==> flow/design.v <==
`timescale 1ns/1ps
module SIMD(clk,rst,opcode,funct3,funct7,rd_data1,rd_data2,rd_data3,w_add,immed,instrc_add,wr_add,wr_data );
input clk;   
input rst;   
input [6:0] opcode;  
input [2:0] funct3;  
input [6:0] funct7;  
input [15:0] rd_data1;   
input [15:0] rd_data2;   
input [15:0] rd_data3;   
input [4:0] w_add;   
input [11:0] immed;  
output [6:0]instrc_add;
output [4:0] wr_add;     
output [15:0] wr_data;   
wire [1:0]mode;
reg [12:0]op;
wire [3:0]scr_r;
wire scr;
wire [2:0]op_r;
wire [1:0]mac_hl;
wire [15:0]sig_ex;
wire [6:0]n_instrc_add;
wire [1:0]alu_mode;
wire [12:0]alu_op;
wire alu_scr;
wire signed[15:0]source1;
wire [15:0]data2;
wire signed[15:0]source3;
wire [15:0]exsig_data;
wire signed[15:0]source2;
wire signed[7:0]source1_8_1;
wire signed[7:0]source1_8_2;
wire signed[7:0]source2_8_1;
wire signed[7:0]source2_8_2;
wire signed[7:0]source3_8_1;
wire signed[7:0]source3_8_2;
wire signed[3:0]source1_4_1;
wire signed[3:0]source1_4_2;
wire signed[3:0]source1_4_3;
wire signed[3:0]source1_4_4;
wire signed[3:0]source2_4_1;
wire signed[3:0]source2_4_2;
wire signed[3:0]source2_4_3;
wire signed[3:0]source2_4_4;
wire signed[3:0]source3_4_1;
wire signed[3:0]source3_4_2;
wire signed[3:0]source3_4_3;
wire signed[3:0]source3_4_4;
reg [15:0]result_reg;
reg [31:0]mul_reg;
reg[91:0] pip_reg;
reg [6:0] instrc_add;  
assign scr_r=opcode[3:0];
assign op_r=opcode[6:4];
assign mac_hl=funct7[1:0];
always @(posedge clk)
    begin
        if(!rst)
            instrc_add<=0;
        else
            instrc_add<=n_instrc_add;
    end
assign mode=(funct3==3'b001)? 2'b01:
            (funct3==3'b010)? 2'b10:
            (funct3==3'b100)? 2'b11:2'b00;
assign scr=(scr_r==4'b0011)? 1:0;
always @ (opcode or funct7 or mac_hl)
    begin
        case (opcode)
            7'b0111011:begin
                            case(funct7)
                                7'b0000000: op=13'b0000_0000_0000_1;  
                                7'b0100000: op=13'b0000_0000_0001_0;  
                                7'b1000001: op=13'b0000_0000_0010_0;  
                                7'b1000010: op=13'b0000_0000_0100_0;  
                                7'b0001000: op=13'b0000_0000_1000_0;  
                                7'b0010000: op=13'b0000_0001_0000_0;  
                                7'b0011000: op=13'b0000_0010_0000_0;  
                                7'b0110000: op=13'b0000_0100_0000_0;  
                                default:op=13'b0000_0000_0000_0;  
                            endcase
                        end
             7'b1001011:begin
                            case(mac_hl)
                                2'b01:op=13'b0000_1000_0000_0;  
                                2'b10:op=13'b0001_0000_0000_0;  
                                default:op=13'b0000_0000_0000_0;  
                            endcase
                        end
             7'b0100011:op=13'b0010_0000_0000_0;  
             7'b1100011:op=13'b0100_0000_0000_0;  
             7'b1010011:op=13'b1000_0000_0000_0;  
             default:op=13'b0000_0000_0000_0;  
        endcase                                   
    end
assign sig_ex={{4{immed[10]}},immed};
assign n_instrc_add=instrc_add+3'b100;
always @(posedge clk)
    begin
        if(!rst)
            pip_reg <=0;
        else
            begin
                pip_reg[1:0]<=mode;  
                pip_reg[14:2]<=op;  
                pip_reg[15]<=scr;  
                pip_reg[31:16]<= rd_data1;  
                pip_reg[47:32]<= rd_data2;  
                pip_reg[63:48]<= rd_data3;  
                pip_reg[68:64]<= w_add;  
                pip_reg[91:76]<= sig_ex; 
            end 
    end
assign alu_mode=pip_reg[1:0];
assign alu_op=pip_reg[14:2];
assign alu_scr=pip_reg[15];
assign source1=pip_reg[31:16];
assign data2=pip_reg[47:32];
assign source3=pip_reg[63:48];
assign wr_add=pip_reg[68:64];
assign exsig_data=pip_reg[91:76];
assign source2=(alu_scr==1'b0)? data2:exsig_data;
assign source1_8_1=source1[7:0];
assign source1_8_2=source1[15:8];
assign source2_8_1=source2[7:0];
assign source2_8_2=source2[15:8];
assign source3_8_1=source3[7:0];
assign source3_8_2=source3[15:8];
assign source1_4_1=source1[3:0];
assign source1_4_2=source1[7:4];
assign source1_4_3=source1[11:8];
assign source1_4_4=source1[15:12];
assign source2_4_1=source2[3:0];
assign source2_4_2=source2[7:4];
assign source2_4_3=source2[11:8];
assign source2_4_4=source2[15:12];
assign source3_4_1=source3[3:0];
assign source3_4_2=source3[7:4];
assign source3_4_3=source3[11:8];
assign source3_4_4=source3[15:12];
always @(alu_op or alu_mode or source1 or source2 or source3 or source1_8_1 or source1_8_2 or 
         source2_8_1 or source2_8_2 or source3_8_1 or source3_8_2 or source1_4_1 or source1_4_2 or
         source1_4_3 or source1_4_4 or source2_4_1 or source2_4_2 or source2_4_3 or source2_4_4 or
         source3_4_1 or source3_4_2 or source3_4_3 or source3_4_3 or source3_4_4)
    begin
        mul_reg=0;
        result_reg=0;
        case(alu_op)
           13'b0000_0000_0000_1:begin
                                    case(alu_mode)
                                        2'b01:result_reg=source1+source2;  
                                        2'b10:result_reg={source1_8_2+source2_8_2,source1_8_1+source2_8_1};  
                                        2'b11:result_reg={source1_4_4+source2_4_4,source1_4_3+source2_4_3,source1_4_2+source2_4_2,source1_4_1+source2_4_1};  
                                        default:result_reg=0;
                                    endcase
                                end
           13'b0000_0000_0001_0:begin
                                    case(alu_mode)
                                        2'b01:result_reg=source1-source2;  
                                        2'b10:result_reg={source1_8_2-source2_8_2,source1_8_1-source2_8_1};  
                                        2'b11:result_reg={source1_4_4-source2_4_4,source1_4_3-source2_4_3,source1_4_2-source2_4_2,source1_4_1-source2_4_1};  
                                        default:result_reg=0;                       
                                    endcase
                                end
           13'b0000_0000_0010_0:begin
                                    case(alu_mode)
                                        2'b01:begin
                                                mul_reg=source1*source2;  
                                                result_reg=mul_reg[15:0];  
                                              end
                                        2'b10:begin
                                                mul_reg[15:0]=source1_8_1*source2_8_1;  
                                                mul_reg[31:16]=source1_8_2*source2_8_2;
                                                result_reg={mul_reg[23:16],mul_reg[7:0]}; 
                                              end
                                        2'b11:begin
                                                mul_reg[7:0]=source1_4_1*source2_4_1;  
                                                mul_reg[15:8]=source1_4_2*source2_4_2;
                                                mul_reg[23:16]=source1_4_3*source2_4_3;
                                                mul_reg[31:24]=source1_4_4*source2_4_4;
                                                result_reg={mul_reg[27:24],mul_reg[19:16],mul_reg[11:8],mul_reg[3:0]}; 
                                              end
                                        default:begin
                                                    result_reg=0;
                                                    mul_reg=0;
                                                end
                                    endcase
                                end
           13'b0000_0000_0100_0:begin
                                    case(alu_mode)
                                        2'b01:begin 
                                                mul_reg=source1*source2;  
                                                result_reg=mul_reg[31:16];  
                                              end
                                        2'b10:begin
                                                mul_reg[15:0]=source1_8_1*source2_8_1;  
                                                mul_reg[31:16]=source1_8_2*source2_8_2;
                                                result_reg={mul_reg[31:24],mul_reg[15:8]}; 
                                              end
                                        2'b11:begin
                                                mul_reg[7:0]=source1_4_1*source2_4_1;  
                                                mul_reg[15:8]=source1_4_2*source2_4_2;
                                                mul_reg[23:16]=source1_4_3*source2_4_3;
                                                mul_reg[31:24]=source1_4_4*source2_4_4;
                                                result_reg={mul_reg[31:28],mul_reg[23:20],mul_reg[15:12],mul_reg[7:4]}; 
                                              end
                                        default:begin
                                                    result_reg=0;
                                                    mul_reg=0;
                                                end
                                    endcase
                                end
           13'b0000_0000_1000_0:result_reg=source1&source2;  
           13'b0000_0001_0000_0:result_reg=source1|source2;  
           13'b0000_0010_0000_0:result_reg=source1^source2;  
           13'b0000_0100_0000_0:result_reg=~source1;  
           13'b0000_1000_0000_0:begin
                                    case(alu_mode)
                                        2'b01:begin
                                                mul_reg=source1*source2+{{16{1'b0}},source3};  
                                                result_reg=mul_reg[15:0];  
                                              end
                                        2'b10:begin
                                                mul_reg[15:0]=source1_8_1*source2_8_1+{{8{1'b0}},source3_8_1};  
                                                mul_reg[31:16]=source1_8_2*source2_8_2+{{8{1'b0}},source3_8_2};
                                                result_reg={mul_reg[23:16],mul_reg[7:0]}; 
                                              end
                                        2'b11:begin
                                                mul_reg[7:0]=source1_4_1*source2_4_1+{{4{1'b0}},source3_4_1};  
                                                mul_reg[15:8]=source1_4_2*source2_4_2+{{4{1'b0}},source3_4_2};
                                                mul_reg[23:16]=source1_4_3*source2_4_3+{{4{1'b0}},source3_4_3};
                                                mul_reg[31:24]=source1_4_4*source2_4_4+{{4{1'b0}},source3_4_4};
                                                result_reg={mul_reg[27:24],mul_reg[19:16],mul_reg[11:8],mul_reg[3:0]}; 
                                              end
                                        default:begin
                                                    result_reg=0;
                                                    mul_reg=0;
                                                end
                                    endcase
                                end
           13'b0001_0000_0000_0:begin
                                    case(alu_mode)
                                        2'b01:begin
                                                mul_reg=source1*source2+{{16{1'b0}},source3};  
                                                result_reg=mul_reg[31:16];  
                                              end
                                        2'b10:begin
                                                mul_reg[15:0]=source1_8_1*source2_8_1+{{8{1'b0}},source3_8_1};  
                                                mul_reg[31:16]=source1_8_2*source2_8_2+{{8{1'b0}},source3_8_2};
                                                result_reg={mul_reg[31:24],mul_reg[15:8]}; 
                                              end
                                        2'b11:begin
                                                mul_reg[7:0]=source1_4_1*source2_4_1+{{4{1'b0}},source3_4_1};  
                                                mul_reg[15:8]=source1_4_2*source2_4_2+{{4{1'b0}},source3_4_2};
                                                mul_reg[23:16]=source1_4_3*source2_4_3+{{4{1'b0}},source3_4_3};
                                                mul_reg[31:24]=source1_4_4*source2_4_4+{{4{1'b0}},source3_4_4};
                                                result_reg={mul_reg[31:28],mul_reg[23:20],mul_reg[15:12],mul_reg[7:4]}; 
                                              end
                                        default:begin
                                                    result_reg=0;
                                                    mul_reg=0;
                                                end                                    
                                    endcase
                                end
           13'b0010_0000_0000_0:result_reg=(source1<<source2);  
           13'b0100_0000_0000_0:result_reg=(source1>>source2);  
           13'b1000_0000_0000_0:result_reg=(source1<<<source2);  
           default:result_reg=0;
        endcase
    end
assign wr_data=result_reg;
endmodule
Hand-over note for SIMD

---- Reports on SIMD ----
Tool output for the design above before and after an edit, in the order of the flow.
"unedited" refers to lines of the RTL above, "edited" to lines of the edited file.
"difference": "edited" minus "unedited" as printed here. "rel. change": 100 x difference / "unedited".
Operators: Yosys type, input widths -> output width; for muxes data width and select width s.
Cell names lack the library's common part.
A cell with -- has no value.
set-up
  design top .............................. SIMD
  clock input ............................. clk
  cell library ............................ sky130hd
  timing corner ........................... tt_025C_1v80

---- Edit of the RTL ----
Unified diff, file above to edited file.
The edit is scripted: it alters the design's behaviour and was not made to optimise anything.
begin of diff
@@ -212,5 +212,5 @@
                                     endcase
                                 end
-           13'b0000_0000_1000_0:result_reg=source1&source2;  
+           13'b0000_0000_1000_0:result_reg=source1+source2;  
            13'b0000_0001_0000_0:result_reg=source1|source2;  
            13'b0000_0010_0000_0:result_reg=source1^source2;  
end of diff

---- After elaboration ----
Counts by Yosys on the flattened word-level netlist (proc, flatten, opt, wreduce; memories kept). Register bits leave out memories and registers merged into their read ports (data or address); mux counts leave out enables and synchronous resets folded into registers. Print and check cells are left out.
operators by class
  element                           unedited  edited  difference  rel. change (%)
  shift operators                   3         3       0           0.00
  mux-type cells                    15        15      0           0.00
  equal/unequal tests               34        34      0           0.00
  add/subtract/negate cells         22        22      0           0.00
  multiply operators                14        14      0           0.00
  bitwise gates (word level)        5         4       -1          -20.00
  reductions and logical operators  2         2       0           0.00
operators by type and width
  operator              unedited  edited  difference  rel. change (%)
  $and 16x16->16        1         0       -1          -100.00
  $mul 4x4->8           8         8       0           0.00
  $pmux 16 s3           6         6       0           0.00
  $eq 7x7->1 const B    5         5       0           0.00
  $add 4x4->4           4         4       0           0.00
  $add 8x4->8           4         4       0           0.00
  $eq 7x6->1 const B    4         4       0           0.00
  $mul 8x8->16          4         4       0           0.00
  $sub 4x4->4           4         4       0           0.00
  $eq 2x2->1 const B    3         3       0           0.00
  $add 16x8->16         2         2       0           0.00
  $add 8x8->8           2         2       0           0.00
  $eq 2x1->1 const B    2         2       0           0.00
  $eq 7x5->1 const B    2         2       0           0.00
  $mul 16x16->32        2         2       0           0.00
  $mux 1                2         2       0           0.00
  $mux 2                2         2       0           0.00
  $sub 8x8->8           2         2       0           0.00
  $add 16x16->16        1         1       0           0.00
  $add 32x16->32        1         1       0           0.00
  $add 7x3->7 const B   1         1       0           0.00
  $eq 13x1->1 const B   1         1       0           0.00
  $eq 13x10->1 const B  1         1       0           0.00
  $eq 13x11->1 const B  1         1       0           0.00
  $eq 13x12->1 const B  1         1       0           0.00
  $eq 13x13->1 const B  1         1       0           0.00
  $eq 13x2->1 const B   1         1       0           0.00
  $eq 13x3->1 const B   1         1       0           0.00
The list need not be complete.
bit counts
  element                unedited  edited  difference  rel. change (%)
  bits of input ports    84        84      0           0.00
  output and inout bits  28        28      0           0.00
  bits in registers      89        89      0           0.00
  word-level cells       98        97      -1          -1.02

---- Logic depth ----
Yosys ltp: most cells in a row. Word level: on the elaborated netlist, between registers, memories and ports. Mapped: between sequential cells and ports; inverters and the memories' decode and read muxes count.
logic depth
  element                        unedited  edited  difference  rel. change (%)
  word-level depth               5         5       0           0.00
  ABC_AREA                       0         0       --          --
  gate-level depth with buffers  32        30      -2          -6.25
  gate-level depth less buffers  28        27      -1          -3.57

---- Mapped cells and area ----
The flow's flattened synthesis, as Yosys stat reports it; memories are mapped. The netlist is that of the ABC_AREA named above (0 if unset); the other value can give another one.
synthesis totals
  element                         unedited  edited   difference  rel. change (%)
  chip area (Yosys) (µm²)         33084.2   33470.9  +386.7      +1.17
  flip-flops                      86        86       0           0.00
  sequential area (µm²)           1721.7    1721.7   0.0         0.00
  standard cells after synthesis  3901      3926     +25         +0.64
cells by type
  type       unedited  edited  difference  rel. change (%)
  a21oi_1    170       142     -28         -16.47
  clkbuf_1   113       96      -17         -15.04
  xor2_1     53        42      -11         -20.75
  mux2i_1    40        51      +11         +27.50
  a22oi_1    16        27      +11         +68.75
  nand3_1    52        42      -10         -19.23
  nor2_1     267       276     +9          +3.37
  a31oi_1    18        27      +9          +50.00
  buf_1      13        21      +8          +61.54
  and3_1     11        19      +8          +72.73
  o2111ai_1  9         17      +8          +88.89
  or4_1      3         11      +8          +266.67
  and2_1     81        74      -7          -8.64
  nor3_1     54        61      +7          +12.96
  nand3b_1   5         12      +7          +140.00
  o22a_1     1         7       +6          +600.00
  o311a_1    0         6       +6          --
  or2_2      7         12      +5          +71.43
The list need not be complete.

---- Path before layout ----
Path of least setup slack by OpenSTA after synthesis, without wires, with an ideal clock, recovery checks aside; 20% of the period is set as input and as output delay. Where synthesis merged equal registers, the netlist keeps one of their names.
path after synthesis
  element                              unedited            edited              difference  rel. change (%)
  path type                            register to output  register to output  --          --
  from                                 reg pip_reg[15]     reg pip_reg[15]     --          --
  to                                   out wr_data[14]     out wr_data[6]      --          --
  stages                               28                  27                  -1          -3.57
  period (ps)                          10600               10600               0           0.00
  arrival time (ps)                    7891                7503                -388        -4.92
  path delay (ps)                      7891                7503                -388        -4.92
  slack (ps)                           589                 977                 +388        --
  period reached after synthesis (ps)  10011               9623                -388        -3.88
"path delay" is the arrival time less input delay plus setup time.
At an output port there is no setup time.
"stages": output pins that drive a net of the path, with the launching flip-flop's if there is one; two outputs of one cell count as two.
"period reached after synthesis" is the clock period less the worst setup slack; recovery checks do not enter. This is arithmetic on one report: input and output delays are still those of the set period (20% each).
Between the ends stands the longest chain of elaborated cells between them, by number of cells; it is not shown to be the way that was timed. Of several equally long chains one is given.
Each line given opens the expression or statement behind the cell; cells for indexed reads and writes are added by Yosys, which also makes memories of some case tables.
on the way, after synthesis, unedited
  cells stage by stage .................... dfxtp_1 buf_6 buf_2 buf_1 mux2i_1 clkinv_1 clkbuf_1 nand2_1 fa_1 fa_1 inv_1 fa_1 inv_1 fa_1 inv_1 fa_1 fa_1 ha_1 a21oi_1 o221ai_1 a221o_1 a221oi_1 o21ai_0 a2111oi_0 nand4_1 a2111oi_0 nand3_1 a211o_1
  length of the longest elaborated chain .. 5
  elaborated cells between the ends (all ways) .. 29
  those cells by class .................... add/sub (9); mul (6); shift (3); mux (8); logic (3)
ends and longest elaborated chain, after synthesis, unedited
  element          RTL line  RTL
  start, declared  52        reg[91:0] pip_reg;
  start, assigned  102       pip_reg <=0;
  start, assigned  107       pip_reg[15]<=scr;
  $mux 16          123       assign source2=(alu_scr==1'b0)? data2:exsig_data;
  $mul 4x4->8      257       mul_reg[31:24]=source1_4_4*source2_4_4+{{4{1'b0}},source3_4_4};
  $add 8x4->8      257
  $pmux 16 s3      243       case(alu_mode)
  $pmux 16 s13     149       case(alu_op)
  end, declared    15        output [15:0] wr_data;
on the way, after synthesis, edited
  cells stage by stage .................... dfxtp_1 buf_6 buf_1 mux2i_1 clkinv_1 nand2_1 inv_1 fa_1 inv_1 fa_1 inv_1 fa_1 inv_1 fa_1 fa_1 fa_1 inv_1 ha_1 a21o_1 a221oi_1 o21ai_0 or2_2 a21oi_1 o21ai_0 mux2i_1 a221oi_1 o311ai_0
  length of the longest elaborated chain .. 5
  elaborated cells between the ends (all ways) .. 28
  those cells by class .................... add/sub (9); mul (6); shift (3); mux (8); logic (2)
ends and longest elaborated chain, after synthesis, edited
  element          RTL line  RTL
  start, declared  52        reg[91:0] pip_reg;
  start, assigned  102       pip_reg <=0;
  start, assigned  107       pip_reg[15]<=scr;
  $mux 16          123       assign source2=(alu_scr==1'b0)? data2:exsig_data;
  $mul 4x4->8      255       mul_reg[15:8]=source1_4_2*source2_4_2+{{4{1'b0}},source3_4_2};
  $add 8x4->8      255
  $pmux 16 s3      243       case(alu_mode)
  $pmux 16 s13     149       case(alu_op)
  end, declared    15        output [15:0] wr_data;

---- Worst path after layout ----
From the final timing report of each run of pair A: the path of least setup slack in the routed layout; clock arrival at registers is part of the times.
The report prints the path's times to 10 ps; the period is as set.
path post-layout
  element            unedited            edited              difference  rel. change (%)
  path type          register to output  register to output  --          --
  from               reg pip_reg[15]     reg pip_reg[15]     --          --
  to                 out wr_data[14]     out wr_data[12]     --          --
  stages             32                  29                  -3          -9.38
  arrival time (ps)  8310                8230                -80         -0.96
  period (ps)        10600               10600               0           0.00
  slack (ps)         170                 250                 +80         --
Between the ends stands the longest chain of elaborated cells between them, by number of cells; it is not shown to be the way that was timed. Of several equally long chains one is given.
on the way, post-layout, unedited
  cells stage by stage .................... dfxtp_2 buf_4 buf_4 mux2i_2 buf_4 clkinv_1 buf_4 nand2_1 inv_1 fa_1 fa_1 ha_1 fa_1 inv_1 fa_1 fa_1 inv_1 ha_1 nor3_1 o21a_1 o31ai_1 o41ai_2 buf_4 o21ai_1 buf_4 a311oi_1 buf_4 nand2b_1 nand3_1 o21ai_2 a211o_1 clkdlybuf4s50_1
  length of the longest elaborated chain .. 5
  elaborated cells between the ends (all ways) .. 29
  those cells by class .................... add/sub (9); mul (6); shift (3); mux (8); logic (3)
ends and longest elaborated chain, post-layout, unedited
  element          RTL line  RTL
  start, declared  52        reg[91:0] pip_reg;
  start, assigned  102       pip_reg <=0;
  start, assigned  107       pip_reg[15]<=scr;
  $mux 16          123       assign source2=(alu_scr==1'b0)? data2:exsig_data;
  $mul 4x4->8      257       mul_reg[31:24]=source1_4_4*source2_4_4+{{4{1'b0}},source3_4_4};
  $add 8x4->8      257
  $pmux 16 s3      243       case(alu_mode)
  $pmux 16 s13     149       case(alu_op)
  end, declared    15        output [15:0] wr_data;
on the way, post-layout, edited
  cells stage by stage .................... dfxtp_2 buf_12 mux2i_2 inv_1 buf_4 nand2_1 inv_1 fa_1 inv_1 fa_1 fa_1 inv_1 fa_1 fa_1 inv_1 fa_1 inv_1 ha_1 a211oi_1 o21ai_0 a31oi_1 o21ai_0 nor3_1 buf_4 nor2_2 xnor2_2 o211ai_1 a221o_1 clkdlybuf4s50_1
  length of the longest elaborated chain .. 5
  elaborated cells between the ends (all ways) .. 28
  those cells by class .................... add/sub (9); mul (6); shift (3); mux (8); logic (2)
ends and longest elaborated chain, post-layout, edited
  element          RTL line  RTL
  start, declared  52        reg[91:0] pip_reg;
  start, assigned  102       pip_reg <=0;
  start, assigned  107       pip_reg[15]<=scr;
  $mux 16          123       assign source2=(alu_scr==1'b0)? data2:exsig_data;
  $mul 4x4->8      257       mul_reg[31:24]=source1_4_4*source2_4_4+{{4{1'b0}},source3_4_4};
  $add 8x4->8      257
  $pmux 16 s3      243       case(alu_mode)
  $pmux 16 s13     149       case(alu_op)
  end, declared    15        output [15:0] wr_data;

---- Flow runs ----
Runs of the flow (Yosys, OpenROAD) on both versions; the two runs of a pair have the same settings. The constraints put input and output delay at 20% of the set period each and load the outputs with 0.01 pF.
settings, pair A
  period_ns ............................... 10.6
  CAP_MARGIN .............................. 20
  CORE_MARGIN ............................. 2
  CORE_UTILIZATION ........................ 40
  SLEW_MARGIN ............................. 20
measured results, pair A
  element                                                  unedited  edited   difference  rel. change (%)
  worst hold slack in the final report (ps)                486       483      -3          --
  setup slack of the worst path (ps)                       167       251      +84         --
  total negative slack on setup checks (ps)                0         0        0           --
  total power after layout (W)                             0.003723  0.00405  +0.000327   +8.78
  area of the standard cells in the finished layout (µm²)  36874.1   37263.2  +389.1      +1.06
  area inside the die boundary (µm²)                       85027.6   86007.3  +979.7      +1.15
  synthesized cell area (µm²)                              33084.2   33470.9  +386.7      +1.17
settings, pair B
  CELL_PAD_IN_SITES_DETAIL_PLACEMENT ...... 0
  CELL_PAD_IN_SITES_GLOBAL_PLACEMENT ...... 3
  CORE_ASPECT_RATIO ....................... 1.6
  CORE_MARGIN ............................. 6
  CORE_UTILIZATION ........................ 15
  CTS_CLUSTER_SIZE ........................ 70
  GPL_ROUTABILITY_DRIVEN .................. 1
  HOLD_SLACK_MARGIN ....................... 0.17
  MIN_ROUTING_LAYER ....................... met2
  PLACE_DENSITY_LB_ADDON .................. 0.06
  period_ns ............................... 8.75
  CAP_MARGIN .............................. 20
  SLEW_MARGIN ............................. 20
measured results, pair B
  element                                                  unedited  edited    difference  rel. change (%)
  worst hold slack in the final report (ps)                484       511       +27         --
  setup slack of the worst path (ps)                       -955      -1061     -106        --
  total negative slack on setup checks (ps)                -11843    -12755    -912        --
  total power after layout (W)                             0.007526  0.008067  +0.000541   +7.19
  area of the standard cells in the finished layout (µm²)  48733.0   48449.0   -284.0      -0.58
  area inside the die boundary (µm²)                       232287.0  234933.0  +2646.0     +1.14
  synthesized cell area (µm²)                              33084.2   33470.9   +386.7      +1.17
"total power after layout" is the tool's figure for a default switching activity; nothing was simulated.

End of note.
